==> flow/design.v <==
module alu(A, B, selector, R, flagZ, flagN, flagC);
    parameter BUS_SIZE = 32;
    input[BUS_SIZE - 1: 0] A;
    input[BUS_SIZE - 1: 0] B;
    input[2: 0] selector;
    output flagZ;
    output flagN;
    output reg flagC;
    output reg [BUS_SIZE - 1 : 0] R;
	always @(A, B, selector)
	begin
		flagC = 1'b0;
		if (selector == 3'b000)	
			{flagC, R} = A + B;
		else if (selector == 3'b001)
			R = A - B;
		else if (selector == 3'b010)
			R = A & B;
		else if (selector == 3'b011)
			R = A | B;
		else if (selector == 3'b100)
			R = A ^ B;
		else 
			R = {BUS_SIZE{1'b0}};
	end 
	assign flagZ = ~(|R);
	assign flagN = R[BUS_SIZE - 1];
endmodule
module extend_sign(dataIn, dataOut);
	parameter BUS_IN = 16;
	parameter BUS_SIZE = 32;
	input [BUS_IN - 1 : 0] dataIn;
	output [BUS_SIZE - 1 : 0] dataOut;
	assign dataOut = {{(BUS_SIZE - BUS_IN){dataIn[BUS_IN - 1]}}, dataIn};
endmodule 
module register(D, Q, enable, clk, rst);
	parameter BUS_SIZE = 32;
	input [BUS_SIZE - 1 : 0] D;
	input enable;
	input clk;
	input rst;
	output reg [BUS_SIZE - 1 : 0] Q;
	always @(posedge clk)
	begin
		if (rst)
			Q <= {BUS_SIZE{1'b0}};
		else if(enable)
			Q <= D;
	end
endmodule
module ports(
    input [2:0] portWrite,
    input valueWrite,
    input enWrite,
    output [7:0] valuePort,
    input clk,
    input rst
    );
	reg [7:0] enable;
	always @(portWrite, valueWrite)
	begin
		case(portWrite)
			3'd0:	enable = {{7{1'b0}}, 1'b1};
			3'd1:	enable = {{6{1'b0}}, 1'b1, {1{1'b0}}};
			3'd2:	enable = {{5{1'b0}}, 1'b1, {2{1'b0}}};
			3'd3:	enable = {{4{1'b0}}, 1'b1, {3{1'b0}}};
			3'd4:	enable = {{3{1'b0}}, 1'b1, {4{1'b0}}};
			3'd5:	enable = {{2{1'b0}}, 1'b1, {5{1'b0}}};
			3'd6:	enable = {{1{1'b0}}, 1'b1, {6{1'b0}}};
			3'd7:	enable = {1'b1, {7{1'b0}}};
		endcase 	
	end
	genvar i;
	generate
		for (i = 0; i < 8; i = i + 1)
		begin: GENERATE_REGISTERS_BLOCK
			register #(.BUS_SIZE(1)) regi (
				.D(valueWrite),
				.Q(valuePort[i]),
				.enable(enable[i] & enWrite),
				.clk(clk),
				.rst(rst)
			);
		end
	endgenerate
endmodule
module port_memory(dirSelect, enWrMemory, enWrPort, selectRead, inputPorts, valueWriteMem);
    input [7:0] dirSelect;
    output reg enWrMemory;
    output reg enWrPort;
    output reg selectRead;
    input [1:0] inputPorts;
    output reg [31:0] valueWriteMem;
    always @(*) begin
        selectRead = 1'b0;
        valueWriteMem = 32'b0;
        enWrMemory = 1'b0;
        enWrPort = 1'b0;
        if (dirSelect < 7'd8)
        begin
            enWrMemory = 1'b0;
            enWrPort = 1'b1;
        end else if (dirSelect == 7'd8 || dirSelect == 7'd9) begin
            selectRead = 1'b1;
            if (dirSelect == 7'd8) begin
                valueWriteMem = {{31'b0}, inputPorts[0]};              
            end else begin
                valueWriteMem = {{31'b0}, inputPorts[1]};
            end
        end else begin
            enWrMemory = 1'b1;
            enWrPort = 1'b0;
        end
    end
endmodule
module sram(outA, outB, clk, enWrite, writeData, dirWrite, dirA, dirB);
	parameter BUS_SIZE = 32;
	parameter DIR_SIZE_INTERNAL = 5;
	parameter MEM_SIZE = 32;
	input clk;
	input enWrite;
	input [BUS_SIZE - 1 : 0] writeData;
	input [DIR_SIZE_INTERNAL - 1 : 0] dirWrite;
	input [DIR_SIZE_INTERNAL - 1 : 0] dirA;
	input [DIR_SIZE_INTERNAL - 1 : 0] dirB;
	output [BUS_SIZE - 1 : 0] outA;
	output [BUS_SIZE - 1 : 0] outB;
	reg [BUS_SIZE - 1 : 0] MEM [0 : MEM_SIZE - 1];
	assign outA = (dirA == {DIR_SIZE_INTERNAL{1'b0}}) ? {BUS_SIZE{1'b0}} : MEM[dirA];
	assign outB = (dirB == {DIR_SIZE_INTERNAL{1'b0}}) ? {BUS_SIZE{1'b0}} : MEM[dirB];
	always @(posedge clk)
	begin
		if (enWrite)
			MEM[dirWrite] <= writeData;
	end	
endmodule 
module program_counter(clk, rst, enable, dirInBranch, dirInJump, dirSel, dirOut);
	parameter DIR_SIZE = 32;
	input clk;
	input rst;
	input enable;
	input [1 : 0] dirSel;
	input [DIR_SIZE - 1 : 0] dirInBranch;
	input [DIR_SIZE - 1 : 0] dirInJump;
	output reg [DIR_SIZE - 1 : 0] dirOut;
	wire [DIR_SIZE - 1 : 0] dirBranch_src, dirJump_src, dirNormal, dirOut_src;	
	reg [DIR_SIZE - 1 : 0] dirOut_A, dirOut_B, dirBranch, dirJump;
	assign dirOut_src = dirSel[0] == 1'b1 ? dirBranch : (dirSel[1] == 1'b1 ? dirJump_src : dirNormal);
	assign dirBranch_src = dirOut_B + dirInBranch;	
	assign dirJump_src = dirOut_B + dirInJump;
	assign dirNormal = dirOut + {{(DIR_SIZE - 1){1'b0}}, 1'b1};
	always @(posedge clk) begin
	   if (rst)
	       dirOut <= {DIR_SIZE{1'b0}};
	   else
	       dirOut <= dirOut_src;
	end	
	always @(posedge clk) begin
	   if (rst) begin
	       dirOut_A <= {DIR_SIZE{1'b0}};
	       dirOut_B <= {DIR_SIZE{1'b0}};
	       dirJump <= {DIR_SIZE{1'b0}};
	       dirBranch <= {DIR_SIZE{1'b0}};
	   end else begin
	       dirOut_A <= dirOut;
	       dirOut_B <= dirOut_A;
	       dirJump <= dirJump_src;
	       dirBranch <= dirBranch_src;
	   end
	end
endmodule 
module control_path(opCode, functionCode, MemaReg, enWrSram, ALUSelector, enWriteMemory, enablePC, fteALU, clk, rst, regDst, flagZ, dirSelPC);
	parameter BUS_SIZE = 32;
	parameter DIR_SIZE = 32;
	parameter OPC_SIZE = BUS_SIZE;
	input [6 - 1 : 0] opCode;
	input [6 - 1 : 0] functionCode;
	input clk;
	input rst;
	input flagZ;
	output reg MemaReg;
	output reg enWrSram;
	output reg [2 : 0] ALUSelector;
	output reg fteALU;
	output reg enWriteMemory;
	output reg enablePC;
	output reg regDst;
	output [1:0] dirSelPC;	
	reg branch_src;
	reg branch_A;
	reg branch_B;
	reg jump;
	reg regDst_src;
	reg [2 : 0] ALUSelector_src;
	reg fteALU_src;
	reg enWriteMemory_src; 
	reg enWriteMemory_A;
	reg MemaReg_src;
	reg MemaReg_A;
	reg MemaReg_B;
	reg enWrSram_src;
	reg enWrSram_A;
	reg enWrSram_B;
	always @(posedge clk) begin
	   if (rst) begin
	       regDst <= 1'b0;
	       ALUSelector <= 3'b000;
	       fteALU <= 1'b0;
	       branch_A <= 1'b0;
	       branch_B <= 1'b0;
	       enWriteMemory_A <= 1'b0;
	       enWriteMemory <= 1'b0;
	       MemaReg_A <= 1'b0;
	       MemaReg_B <= 1'b0;
	       MemaReg <= 1'b0;
	       enWrSram <= 1'b0;
	       enWrSram_A <= 1'b0;
	       enWrSram_B <= 1'b0;
	   end else begin
	       regDst <= regDst_src;
	       fteALU <= fteALU_src;
	       ALUSelector <= ALUSelector_src;
	       branch_A <= branch_src;
	       branch_B <= branch_A;
	       enWriteMemory_A <= enWriteMemory_src;
	       enWriteMemory <= enWriteMemory_A;
	       MemaReg_A <= MemaReg_src;
	       MemaReg_B <= MemaReg_A;
	       MemaReg <= MemaReg_B;
	       enWrSram_A <= enWrSram_src;
	       enWrSram_B <= enWrSram_A;
	       enWrSram <= enWrSram_B;
	   end
	end
	assign dirSelPC = {jump, branch_B & flagZ};
	always @(opCode, functionCode)
	begin
		MemaReg_src = 1'b0;
		enWrSram_src = 1'b0;
		ALUSelector_src = 3'b000;
		enWriteMemory_src = 1'b0;
		branch_src = 1'b0;
		jump = 1'b0;
		enablePC = 1'b1;
		fteALU_src = 1'b0;
		regDst_src = 1'b0;		
		if (opCode == 6'b0) begin
			regDst_src = 1'b1;
			case (functionCode)
				6'b100000: begin  
					ALUSelector_src = 3'b000;
                    enWrSram_src = 1'b1;
                end
				6'b100010: begin  
					ALUSelector_src = 3'b001;
                    enWrSram_src = 1'b1;
                end
				6'b100100: begin 
					ALUSelector_src = 3'b010;
                    enWrSram_src = 1'b1;
                end
				6'b100101: begin 
					ALUSelector_src = 3'b011;
                    enWrSram_src = 1'b1;
                end
				6'b100110: begin 
					ALUSelector_src = 3'b100;
                    enWrSram_src = 1'b1;
                end
				6'b000000: begin 
					ALUSelector_src = 3'b000;
			     end
				default: begin
					ALUSelector_src = 3'b000;
					enWrSram_src = 1'b0;
                end
			endcase
		end
		else begin
			case(opCode)
				6'b100011: begin  
					enWrSram_src = 1'b1;	
					fteALU_src = 1'b1;
					MemaReg_src = 1'b1;
				end
				6'b101011: begin  
					fteALU_src = 1'b1;
					enWriteMemory_src = 1'b1;
					regDst_src = 1'b0;
					MemaReg_src = 1'b0;
				end
				6'b000100: begin  
					branch_src = 1'b1;
					ALUSelector_src = 3'b001;
					regDst_src = 1'b0;	
					MemaReg_src = 1'b0;
				end
				6'b000010: begin  
					jump = 1'b1;
					regDst_src = 1'b0;
					fteALU_src = 1'b0;
					branch_src = 1'b0;	
					MemaReg_src = 1'b0;
					ALUSelector_src = 3'b000;
				end
				6'b001111: begin  
					regDst_src = 1'b0;
					fteALU_src = 1'b1;
					enWrSram_src = 1'b1;
				end
				6'b001000: begin  
				    fteALU_src = 1'b1;
					ALUSelector_src = 3'b000;
					enWrSram_src = 1'b1;
					regDst_src = 1'b0;
				end
				6'b001100: begin  
				    fteALU_src = 1'b1;
					ALUSelector_src = 3'b010;	
					enWrSram_src = 1'b1;
					regDst_src = 1'b0;
				end
				6'b001101: begin  
				    fteALU_src = 1'b1;
					ALUSelector_src = 3'b011;
					enWrSram_src = 1'b1;
					regDst_src = 1'b0; 
				end
				6'b001110: begin  
				    fteALU_src = 1'b1;
					ALUSelector_src = 3'b100;	
					enWrSram_src = 1'b1;
					regDst_src = 1'b0;
				end
				default: begin
					enWrSram_src = 1'b0;
					regDst_src = 1'b0;
					fteALU_src = 1'b0;
				end
			endcase
		end
	end
endmodule 
module data_path(opCode, MemaReg, enWrSram, ALUSelector, enablePC, fteALU, clk, rst, regDst, flagZ, dirSelPC, ALU_res_memory, outMemory_memory, DRB_reg_file_memory, imem_addr, imem_data);
	parameter BUS_SIZE = 32;
	parameter DIR_SIZE = BUS_SIZE;
	parameter OPC_SIZE = BUS_SIZE; 
	parameter DIR_SIZE_INTERNAL = 5;  
	input clk;
	input rst;
	input MemaReg;
	input enWrSram;
	input [2 : 0] ALUSelector;
	input enablePC;
	input fteALU;
	input regDst;
	output reg flagZ;
	input [1:0] dirSelPC;
	output [BUS_SIZE - 1 : 0] ALU_res_memory;
	input [BUS_SIZE - 1 : 0] outMemory_memory;
	output [BUS_SIZE - 1 : 0] DRB_reg_file_memory;	
	output [7 : 0] imem_addr;
	input [OPC_SIZE - 1 : 0] imem_data;
	output [OPC_SIZE - 1 : 0] opCode;
	wire [BUS_SIZE - 1 : 0] ALU_res;
	wire [BUS_SIZE - 1 : 0] DW_reg_file;	
	wire [BUS_SIZE - 1 : 0] ALU_inB;
	wire [BUS_SIZE - 1 : 0] extendedData6;
	wire [DIR_SIZE - 1 : 0] dirPC;
	wire [DIR_SIZE_INTERNAL - 1 : 0] dirWriteRF;
	wire flagN, flagC;
	reg [OPC_SIZE - 1 : 0] opCode_reg;
	wire [OPC_SIZE - 1 : 0] opCode_src;
	reg [BUS_SIZE - 1 : 0] DRA_reg_file_reg;
    reg [BUS_SIZE - 1 : 0] DRB_reg_file_reg;
    reg [BUS_SIZE - 1 : 0] DRB_B_reg_file_reg;
	wire [BUS_SIZE - 1 : 0] DRA_reg_file_src;
	wire [BUS_SIZE - 1 : 0] DRB_reg_file_src;
	wire [BUS_SIZE - 1 : 0] ALU_res_src;
	reg [BUS_SIZE - 1 : 0] ALU_res_reg;
	reg [BUS_SIZE - 1 : 0] ALU_B_res_reg;
	wire flagZ_src;
	wire [DIR_SIZE_INTERNAL - 1 : 0] RtE_src;
	reg [DIR_SIZE_INTERNAL - 1 : 0] RtE_reg;
	wire [DIR_SIZE_INTERNAL - 1 : 0] RdE_src;
	reg [DIR_SIZE_INTERNAL - 1 : 0] RdE_reg;
	wire [DIR_SIZE_INTERNAL - 1 : 0] dirWriteRF_src;
	reg [DIR_SIZE_INTERNAL - 1 : 0] dirWriteRFA_reg;
	reg [DIR_SIZE_INTERNAL - 1 : 0] dirWriteRFB_reg;
	reg [BUS_SIZE - 1 : 0] outMemory_reg;
	wire [BUS_SIZE - 1 : 0] extendedData16_src;
	reg [BUS_SIZE - 1 : 0] extendedData16_reg;
	assign RtE_src = opCode_reg[15 : 11];
	assign RdE_src = opCode_reg[20 : 16];
	assign opCode = opCode_reg;
	assign ALU_res_memory = ALU_res_reg;
	always @(posedge clk) begin
	   if (rst) begin
	       opCode_reg <= {OPC_SIZE{1'b0}};
	       DRA_reg_file_reg <= {BUS_SIZE{1'b0}};
	       DRB_reg_file_reg <= {BUS_SIZE{1'b0}};
	       DRB_B_reg_file_reg <= {BUS_SIZE{1'b0}};
	       ALU_res_reg <= {BUS_SIZE{1'b0}};
	       ALU_B_res_reg <= {BUS_SIZE{1'b0}};
	       RtE_reg <= {DIR_SIZE_INTERNAL{1'b0}};
	       RdE_reg <= {DIR_SIZE_INTERNAL{1'b0}};
	       dirWriteRFA_reg <= {DIR_SIZE_INTERNAL{1'b0}};
	       dirWriteRFB_reg <= {DIR_SIZE_INTERNAL{1'b0}};
	       outMemory_reg <= {BUS_SIZE{1'b0}};
	       extendedData16_reg <= {BUS_SIZE{1'b0}};
	       flagZ <= 1'b0;
	   end else begin
	       opCode_reg <= opCode_src;
	       DRA_reg_file_reg <= DRA_reg_file_src;
	       DRB_reg_file_reg <= DRB_reg_file_src;
	       DRB_B_reg_file_reg <= DRB_reg_file_reg; 
	       ALU_res_reg <= ALU_res_src;
	       ALU_B_res_reg <= ALU_res_reg;
	       RdE_reg <= RdE_src;
	       RtE_reg <= RtE_src;
	       dirWriteRFA_reg <= dirWriteRF_src;
	       dirWriteRFB_reg <= dirWriteRFA_reg;
	       outMemory_reg <= outMemory_memory;
	       flagZ <= flagZ_src;
	       extendedData16_reg <= extendedData16_src;
	   end	   
	end
	assign DW_reg_file = MemaReg ? outMemory_reg : ALU_B_res_reg;
	assign ALU_inB = fteALU ? extendedData16_reg : DRB_reg_file_reg;
	assign dirWriteRF_src = regDst ? RtE_reg : RdE_reg;
	assign DRB_reg_file_memory = DRB_B_reg_file_reg; 
	sram #(.BUS_SIZE(BUS_SIZE), .DIR_SIZE_INTERNAL(DIR_SIZE_INTERNAL)) RegFile (
		.outA(DRA_reg_file_src),
		.outB(DRB_reg_file_src),
		.clk(clk),
		.enWrite(enWrSram),
		.writeData(DW_reg_file),
		.dirWrite(dirWriteRFB_reg),  
		.dirA(opCode_reg[25 : 21]),  
		.dirB(opCode_reg[20 : 16])  
	);
	assign imem_addr = dirPC[7 : 0];
	assign opCode_src = imem_data;
	alu #(.BUS_SIZE(BUS_SIZE)) MyALU (
		.A(DRA_reg_file_reg),
		.B(ALU_inB),
		.selector(ALUSelector),
		.R(ALU_res_src),
		.flagZ(flagZ_src),
		.flagN(flagN),
		.flagC(flagC)
	);
	extend_sign #(.BUS_IN(16), .BUS_SIZE(BUS_SIZE)) ex_signal16(
		.dataIn(opCode_reg[15 : 0]),
		.dataOut(extendedData16_src)
	);
	extend_sign #(.BUS_IN(26), .BUS_SIZE(BUS_SIZE)) ex_signal6(
		.dataIn(opCode_reg[25 : 0]),
		.dataOut(extendedData6)
	);
	program_counter #(.DIR_SIZE(DIR_SIZE)) MyPC(
		.clk(clk),
		.rst(rst),
		.enable(enablePC),
		.dirInBranch(extendedData16_reg),
		.dirInJump(extendedData6),
		.dirSel(dirSelPC),
		.dirOut(dirPC)
	);
endmodule 
module microprocessor(clk, rst, outputPorts, inputPorts, imem_addr, imem_data, dmem_addr, dmem_we, dmem_wdata, dmem_rdata);
	parameter BUS_SIZE = 32;
	parameter DIR_SIZE = BUS_SIZE;
	parameter OPC_SIZE = BUS_SIZE; 
	parameter DIR_SIZE_INTERNAL = 5;  
	input clk;
	input rst;
	input [1:0] inputPorts;
	output [7:0] outputPorts;
	output [7:0] imem_addr;
	input [31:0] imem_data;
	output [7:0] dmem_addr;
	output dmem_we;
	output [31:0] dmem_wdata;
	input [31:0] dmem_rdata;
	wire MemaReg;
	wire rst_n;
	wire enWrSram;
	wire [2 : 0] ALUSelector;
	wire enWriteMemory;
	wire branch;
	wire jump;
	wire enablePC;
	wire fteALU;
	wire regDst;
	wire [OPC_SIZE - 1 : 0] opCode;
	wire flagZ;
	wire [1:0] dirSelPC;
	wire [BUS_SIZE - 1 : 0] outMemory;
	wire [BUS_SIZE - 1 : 0] DRB_reg_file;
	wire [BUS_SIZE - 1 : 0] ALU_res;	
	assign rst_n = rst;
	data_path #(.BUS_SIZE(BUS_SIZE), .DIR_SIZE(DIR_SIZE)) myData(
		.opCode(opCode),
		.MemaReg(MemaReg),
		.enWrSram(enWrSram),
		.ALUSelector(ALUSelector),
		.enablePC(enablePC),
		.fteALU(fteALU),
		.clk(clk),
		.rst(rst_n),
		.regDst(regDst),
		.dirSelPC(dirSelPC),
		.flagZ(flagZ),
		.ALU_res_memory(ALU_res),
		.outMemory_memory(outMemory),
		.DRB_reg_file_memory(DRB_reg_file),
		.imem_addr(imem_addr),
		.imem_data(imem_data)
	);
	control_path #(.BUS_SIZE(BUS_SIZE), .DIR_SIZE(DIR_SIZE)) myControl(
		.opCode(opCode[31:26]),
		.functionCode(opCode[5:0]),
		.MemaReg(MemaReg),
		.enWrSram(enWrSram),
		.ALUSelector(ALUSelector),
		.enWriteMemory(enWriteMemory),
		.fteALU(fteALU),
		.enablePC(enablePC),
		.clk(clk),
		.rst(rst_n),
		.regDst(regDst),
		.dirSelPC(dirSelPC),
		.flagZ(flagZ)	
	);
	wire [7:0] dirmemory;
	wire enablePortsController;
	wire enableMemoryController;
	wire selectReadMemory;
	wire [31:0] valueWriteMemAlt, memoryOut;
	assign dirmemory = ALU_res[7:0];
	assign dmem_addr = dirmemory;
	assign dmem_we = enWriteMemory & enableMemoryController;
	assign dmem_wdata = DRB_reg_file;
	assign memoryOut = dmem_rdata;
	assign outMemory = !selectReadMemory ? memoryOut : valueWriteMemAlt;
	port_memory cont_mem(
	   .dirSelect(dirmemory),
	   .enWrMemory(enableMemoryController),
	   .enWrPort(enablePortsController),
	   .selectRead(selectReadMemory),
	   .inputPorts(inputPorts),
	   .valueWriteMem(valueWriteMemAlt)
	);
	ports pt(
        .portWrite(dirmemory[2:0]),
        .valueWrite(DRB_reg_file[0]),
        .enWrite(enablePortsController & enWriteMemory),
        .valuePort(outputPorts),
        .clk(clk),
        .rst(rst_n)
	);
endmodule 
[From RTL to reports: microprocessor]
What the tools print for microprocessor, step after step.
Line numbers count from 1 in the design file above.
Cell names lack the library's common part.
The mark -- stands for no value.
Set-up
  design top: microprocessor
  clock port: clk
  library: sky130hd
  library corner: tt_025C_1v80

[Elaborated design]
Counts by Yosys on the flattened word-level netlist (proc, flatten, opt, wreduce; memories kept). Print and check cells are left out. Cells with the same type and inputs are merged into one.
Memory sizes are those after Yosys's memory passes, which may raise the word count (mostly to a power of two), join words into wider ones and drop unused or constant bits.
Cells by class
  add/subtract/negate cells: 5
  $lt $le $gt $ge: 1
  eq/ne operators: 20
  mux-type cells: 36
  bitwise operators: 15
  reduce/logical cells: 12
Operators with widths (count)
  2-to-1 mux 32 bit: 13
  adder 32 bit: 3
  equality test 6 bit (second input constant): 7
  adder 32 x 1 -> 32 bit (second input constant): 1
  subtractor 32 bit: 1
  AND 32 bit: 1
  bitwise OR 32 bit: 1
  bitwise XOR 32 bit: 1
  OR reduction 32 bit: 1
  equality test 6 x 4 -> 1 bit (second input constant): 5
  case mux 3 bit (select 4 bit): 2
  2-to-1 mux 1 bit: 17
  equality test 8 x 4 -> 1 bit (second input constant): 2
  AND 1 bit: 11
  logical NOT 5 bit: 2
  2-to-1 mux 5 bit: 2
  less-than comparator 8 x 4 -> 1 bit (second input constant): 1
  OR reduction 7 bit: 1
  OR reduction 2 bit: 3
  equality test 3 x 2 -> 1 bit (second input constant): 2
  equality test 6 x 2 -> 1 bit (second input constant): 1
  equality test 6 x 3 -> 1 bit (second input constant): 1
  logical NOT 6 bit: 1
  OR reduction 6 bit: 1
  2-to-1 mux 3 bit: 2
  OR reduction 5 bit: 1
  equality test 3 x 1 -> 1 bit (second input constant): 1
  equality test 3 bit (second input constant): 1
Other operator kinds: 3; their cells: 3.
Storage and ports
  bits in registers: 348
  memory bits (writable): 1024
  bits in read-only memories: 64
  clocked read ports x word width: 72
  memories: 2
  input bits: 68
  word-level cells: 127
Memory list
  myData.RegFile.MEM: depth 32, bits a word 32, rd ports 2, write ports 1, line 128  | reg [BUS_SIZE - 1 : 0] MEM [0 : MEM_SIZE - 1];
  (name not given): depth 8, bits a word 8, rd ports 1, write ports 0, line 62  | case(portWrite)

[Longest topological paths]
Depth = most cells in a row (Yosys ltp): at word level without a register or memory, in the mapped netlist without a sequential cell, where the memories' decode and read muxes count.
Logic depth
  depth in word-level cells: 9
  ABC_AREA: 0
  mapped depth: 18

[Synthesis result]
Source: synth_stat.txt of the flow (Yosys; design flattened, memories mapped). It holds for the ABC_AREA given above (unset counts as 0); a run with the other value may have another netlist.
Synthesis totals
  standard cells after synthesis: 4717
  mapped area: 63512.2 sq um
  sequential area: 37175.7 sq um
  flip-flop cells: 1345
  buffers: 345
Cells by type (count)
  edfxtp_1: 1024
  dfxtp_1: 321
  mux4_2: 256
  mux2i_1: 409
  a21oi_1: 451
  mux2_2: 164
  ha_1: 118
  nor2_1: 316
  o221ai_1: 135
  nor2b_1: 146
  clkbuf_1: 243
  o22ai_1: 137
  o21ai_0: 159
  inv_1: 130
  nor3_1: 93
  xnor2_1: 46
  nand2_1: 81
  and3_1: 42
Not listed: further types 72, cells in them 446.

[Timing after synthesis]
OpenSTA on the mapped netlist: ideal clock, no wires. The path of least setup slack (recovery checks aside). Input and output delay are each 20% of the period. Register names are those of the netlist, which keeps one name where synthesis merged equal registers.
Timing post-synthesis
  kind: register to register
  start point: register myControl.fteALU
  end point: register myData.flagZ
  period: 6.0 ns
  library setup time: 0.061 ns
  launch time at the first pin: 0.000 ns
  arrival: 4.152 ns
  slack: 1.787 ns
  delay of the path: 4.213 ns
  stages on the path: 17
  path buffers: 2
  period reached after synthesis: 4.213 ns
"delay of the path" = arrival - input delay + setup time.
"stages on the path": output pins that drive a net of the path, with the launching flip-flop's if there is one; two outputs of one cell count as two.
"period reached after synthesis" is the clock period less the worst setup slack; recovery checks do not enter. This is arithmetic on one report: input and output delays are still those of the set period (20% each).
Between the ends stands the longest chain of elaborated cells between them, by number of cells; it is not shown to be the way that was timed. Of several equally long chains one is given.
Each line given opens the expression or statement behind the cell; cells for indexed reads and writes are added by Yosys, which also makes memories of some case tables.
On the way, post-synthesis
  cells stage by stage: dfxtp_1 clkbuf_1 clkbuf_1 mux2i_1 inv_1 ha_1 fa_1 a21o_1 a221o_2 xor2_1 a221oi_2 nand4_1 a2111oi_4 nand4_1 nor4_1 and4_1 and4b_1
  cells in the longest elaborated chain: 9
  elaborated cells on any way between the ends: 13
  source lines of those cells: 12
  classes of those cells: add/sub: 2; mux: 6; logic: 4; reduce/logical: 1
RTL lines, path post-synthesis
  start, declared: line 184  | output reg fteALU;
  start, assigned: line 208  | fteALU <= 1'b0;
  start, assigned: line 221  | fteALU <= fteALU_src;
  2-to-1 mux 32 bit: line 429  | assign ALU_inB = fteALU ? extendedData16_reg : DRB_reg_file_reg;
  bitwise XOR 32 bit: line 22  | R = A ^ B;
  2-to-1 mux 32 bit: line 21  | else if (selector == 3'b100)
  2-to-1 mux 32 bit: line 19  | else if (selector == 3'b011)
  2-to-1 mux 32 bit: line 17  | else if (selector == 3'b010)
  2-to-1 mux 32 bit: line 15  | else if (selector == 3'b001)
  2-to-1 mux 32 bit: line 13  | if (selector == 3'b000)
  OR reduction 32 bit: line 26  | assign flagZ = ~(|R);
  NOT 1 bit: line 26
  end, assigned: line 411  | flagZ <= 1'b0;
  end, assigned: line 424  | flagZ <= flagZ_src;
  end, declared: line 357  | output reg flagZ;

[Worst path after layout]
Path of least setup slack in the final report of entry A (OpenROAD, finished layout, wires in). Where an end is a register, its clock arrival counts in the times.
Timing post-layout
  kind: register to register
  start point: register myControl.fteALU
  end point: register myData.flagZ
  period: 3.0 ns
  library setup time: 0.06 ns
  launch time at the first pin: 0.76 ns
  arrival: 4.41 ns
  slack: -0.69 ns
  stages on the path: 16
  path buffers: 2
Between the ends stands the longest chain of elaborated cells between them, by number of cells; it is not shown to be the way that was timed. Of several equally long chains one is given.
On the way, post-layout
  cells stage by stage: dfxtp_4 buf_12 mux2i_4 ha_1 o21bai_1 nand4_1 buf_4 nand2_2 and3_1 mux2i_1 a221o_1 a2111oi_2 nand4_1 nor4_2 and4_1 and4b_1
  cells in the longest elaborated chain: 9
  elaborated cells on any way between the ends: 13
  source lines of those cells: 12
  classes of those cells: add/sub: 2; mux: 6; logic: 4; reduce/logical: 1
RTL lines, path post-layout
  start, declared: line 184  | output reg fteALU;
  start, assigned: line 208  | fteALU <= 1'b0;
  start, assigned: line 221  | fteALU <= fteALU_src;
  2-to-1 mux 32 bit: line 429  | assign ALU_inB = fteALU ? extendedData16_reg : DRB_reg_file_reg;
  bitwise XOR 32 bit: line 22  | R = A ^ B;
  2-to-1 mux 32 bit: line 21  | else if (selector == 3'b100)
  2-to-1 mux 32 bit: line 19  | else if (selector == 3'b011)
  2-to-1 mux 32 bit: line 17  | else if (selector == 3'b010)
  2-to-1 mux 32 bit: line 15  | else if (selector == 3'b001)
  2-to-1 mux 32 bit: line 13  | if (selector == 3'b000)
  OR reduction 32 bit: line 26  | assign flagZ = ~(|R);
  NOT 1 bit: line 26
  end, assigned: line 411  | flagZ <= 1'b0;
  end, assigned: line 424  | flagZ <= flagZ_src;
  end, declared: line 357  | output reg flagZ;

Data sheet: physical implementation of microprocessor

Stored flow runs of microprocessor (4 of them; Yosys, OpenROAD, sky130hd). They differ in their settings and are not a sequence. Constraints: input delay and output delay 20% of the set period each, output load 0.01 pF.
By "achieved clock period (ns)" is meant the clock period of the run minus its worst setup slack. This is arithmetic on one report: input and output delays are still those of the set period (20% each).
"worst setup path time (ns)" is the time allowed to the run's worst setup path (the clock period less input and output delay, where it has them) less its slack. Clock arrival times count: a late capture clock shortens it, a late launch clock lengthens it.
"finish__power__total": no workload was simulated; the value follows from the tool's default switching activity.

settings of entry A
{
  "CELL_PAD_IN_SITES_DETAIL_PLACEMENT": 0,
  "CORE_ASPECT_RATIO": 1.05,
  "CORE_MARGIN": 2,
  "CORE_UTILIZATION": 59,
  "CTS_CLUSTER_SIZE": 74,
  "GPL_ROUTABILITY_DRIVEN": 0,
  "SETUP_SLACK_MARGIN": 0.43,
  "SLEW_MARGIN": 35,
  "period_ns": 3.0,
  "CAP_MARGIN": 20
}
report of entry A
yosys chip area after synthesis (um^2): 63512.2
finish__design__die__area: 110289.0
finish__design__instance__area__stdcell: 76871.2
finish__design__instance__utilization: 0.7187
finish__timing__setup__ws: -0.695
finish__timing__setup__tns: -6.075
finish__power__total: 4.450e-02
achieved clock period (ns): 3.695
worst setup path time (ns): 3.69
worst setup path kind: register to register

settings of entry B
{
  "CAP_MARGIN": 30,
  "CELL_PAD_IN_SITES_DETAIL_PLACEMENT": 1,
  "CORE_ASPECT_RATIO": 0.96,
  "CORE_MARGIN": 8,
  "CORE_UTILIZATION": 26,
  "CTS_CLUSTER_DIAMETER": 270,
  "GPL_ROUTABILITY_DRIVEN": 1,
  "MIN_ROUTING_LAYER": "met1",
  "PLACE_DENSITY_LB_ADDON": 0.27,
  "TNS_END_PERCENT": 75,
  "period_ns": 3.99,
  "SLEW_MARGIN": 20
}
report of entry B
yosys chip area after synthesis (um^2): 63512.2
finish__design__die__area: 260353.0
finish__design__instance__area__stdcell: 76683.5
finish__design__instance__utilization: 0.3162
finish__timing__setup__ws: 0.098
finish__timing__setup__tns: 0.000
finish__power__total: 3.428e-02
achieved clock period (ns): 3.892
worst setup path time (ns): 3.89
worst setup path kind: register to register

settings of entry C
{
  "ABC_AREA": 1,
  "CAP_MARGIN": 30,
  "CELL_PAD_IN_SITES_DETAIL_PLACEMENT": 1,
  "CORE_ASPECT_RATIO": 1.02,
  "CORE_MARGIN": 8,
  "CORE_UTILIZATION": 26,
  "CTS_CLUSTER_DIAMETER": 270,
  "GPL_ROUTABILITY_DRIVEN": 1,
  "MAX_ROUTING_LAYER": "met4",
  "MIN_ROUTING_LAYER": "met2",
  "PLACE_DENSITY_LB_ADDON": 0.05,
  "SLEW_MARGIN": 25,
  "TNS_END_PERCENT": 25,
  "period_ns": 3.99
}
report of entry C
yosys chip area after synthesis (um^2): 65416.5
finish__design__die__area: 267908.0
finish__design__instance__area__stdcell: 77808.4
finish__design__instance__utilization: 0.3099
finish__timing__setup__ws: 0.097
finish__timing__setup__tns: 0.000
finish__power__total: 3.659e-02
achieved clock period (ns): 3.893
worst setup path time (ns): 3.89
worst setup path kind: register to register

settings of entry D
{
  "CELL_PAD_IN_SITES_DETAIL_PLACEMENT": 0,
  "CELL_PAD_IN_SITES_GLOBAL_PLACEMENT": 3,
  "CORE_UTILIZATION": 50,
  "GPL_TIMING_DRIVEN": 1,
  "PLACE_DENSITY": 0.78,
  "SLEW_MARGIN": 30,
  "TNS_END_PERCENT": 50,
  "period_ns": 6.49,
  "CAP_MARGIN": 20,
  "CORE_MARGIN": 2
}
report of entry D
yosys chip area after synthesis (um^2): 63512.2
finish__design__die__area: 129892.0
finish__design__instance__area__stdcell: 71598.7
finish__design__instance__utilization: 0.5687
finish__timing__setup__ws: 1.641
finish__timing__setup__tns: 0.000
finish__power__total: 2.038e-02
achieved clock period (ns): 4.849
worst setup path time (ns): 4.85
worst setup path kind: register to register
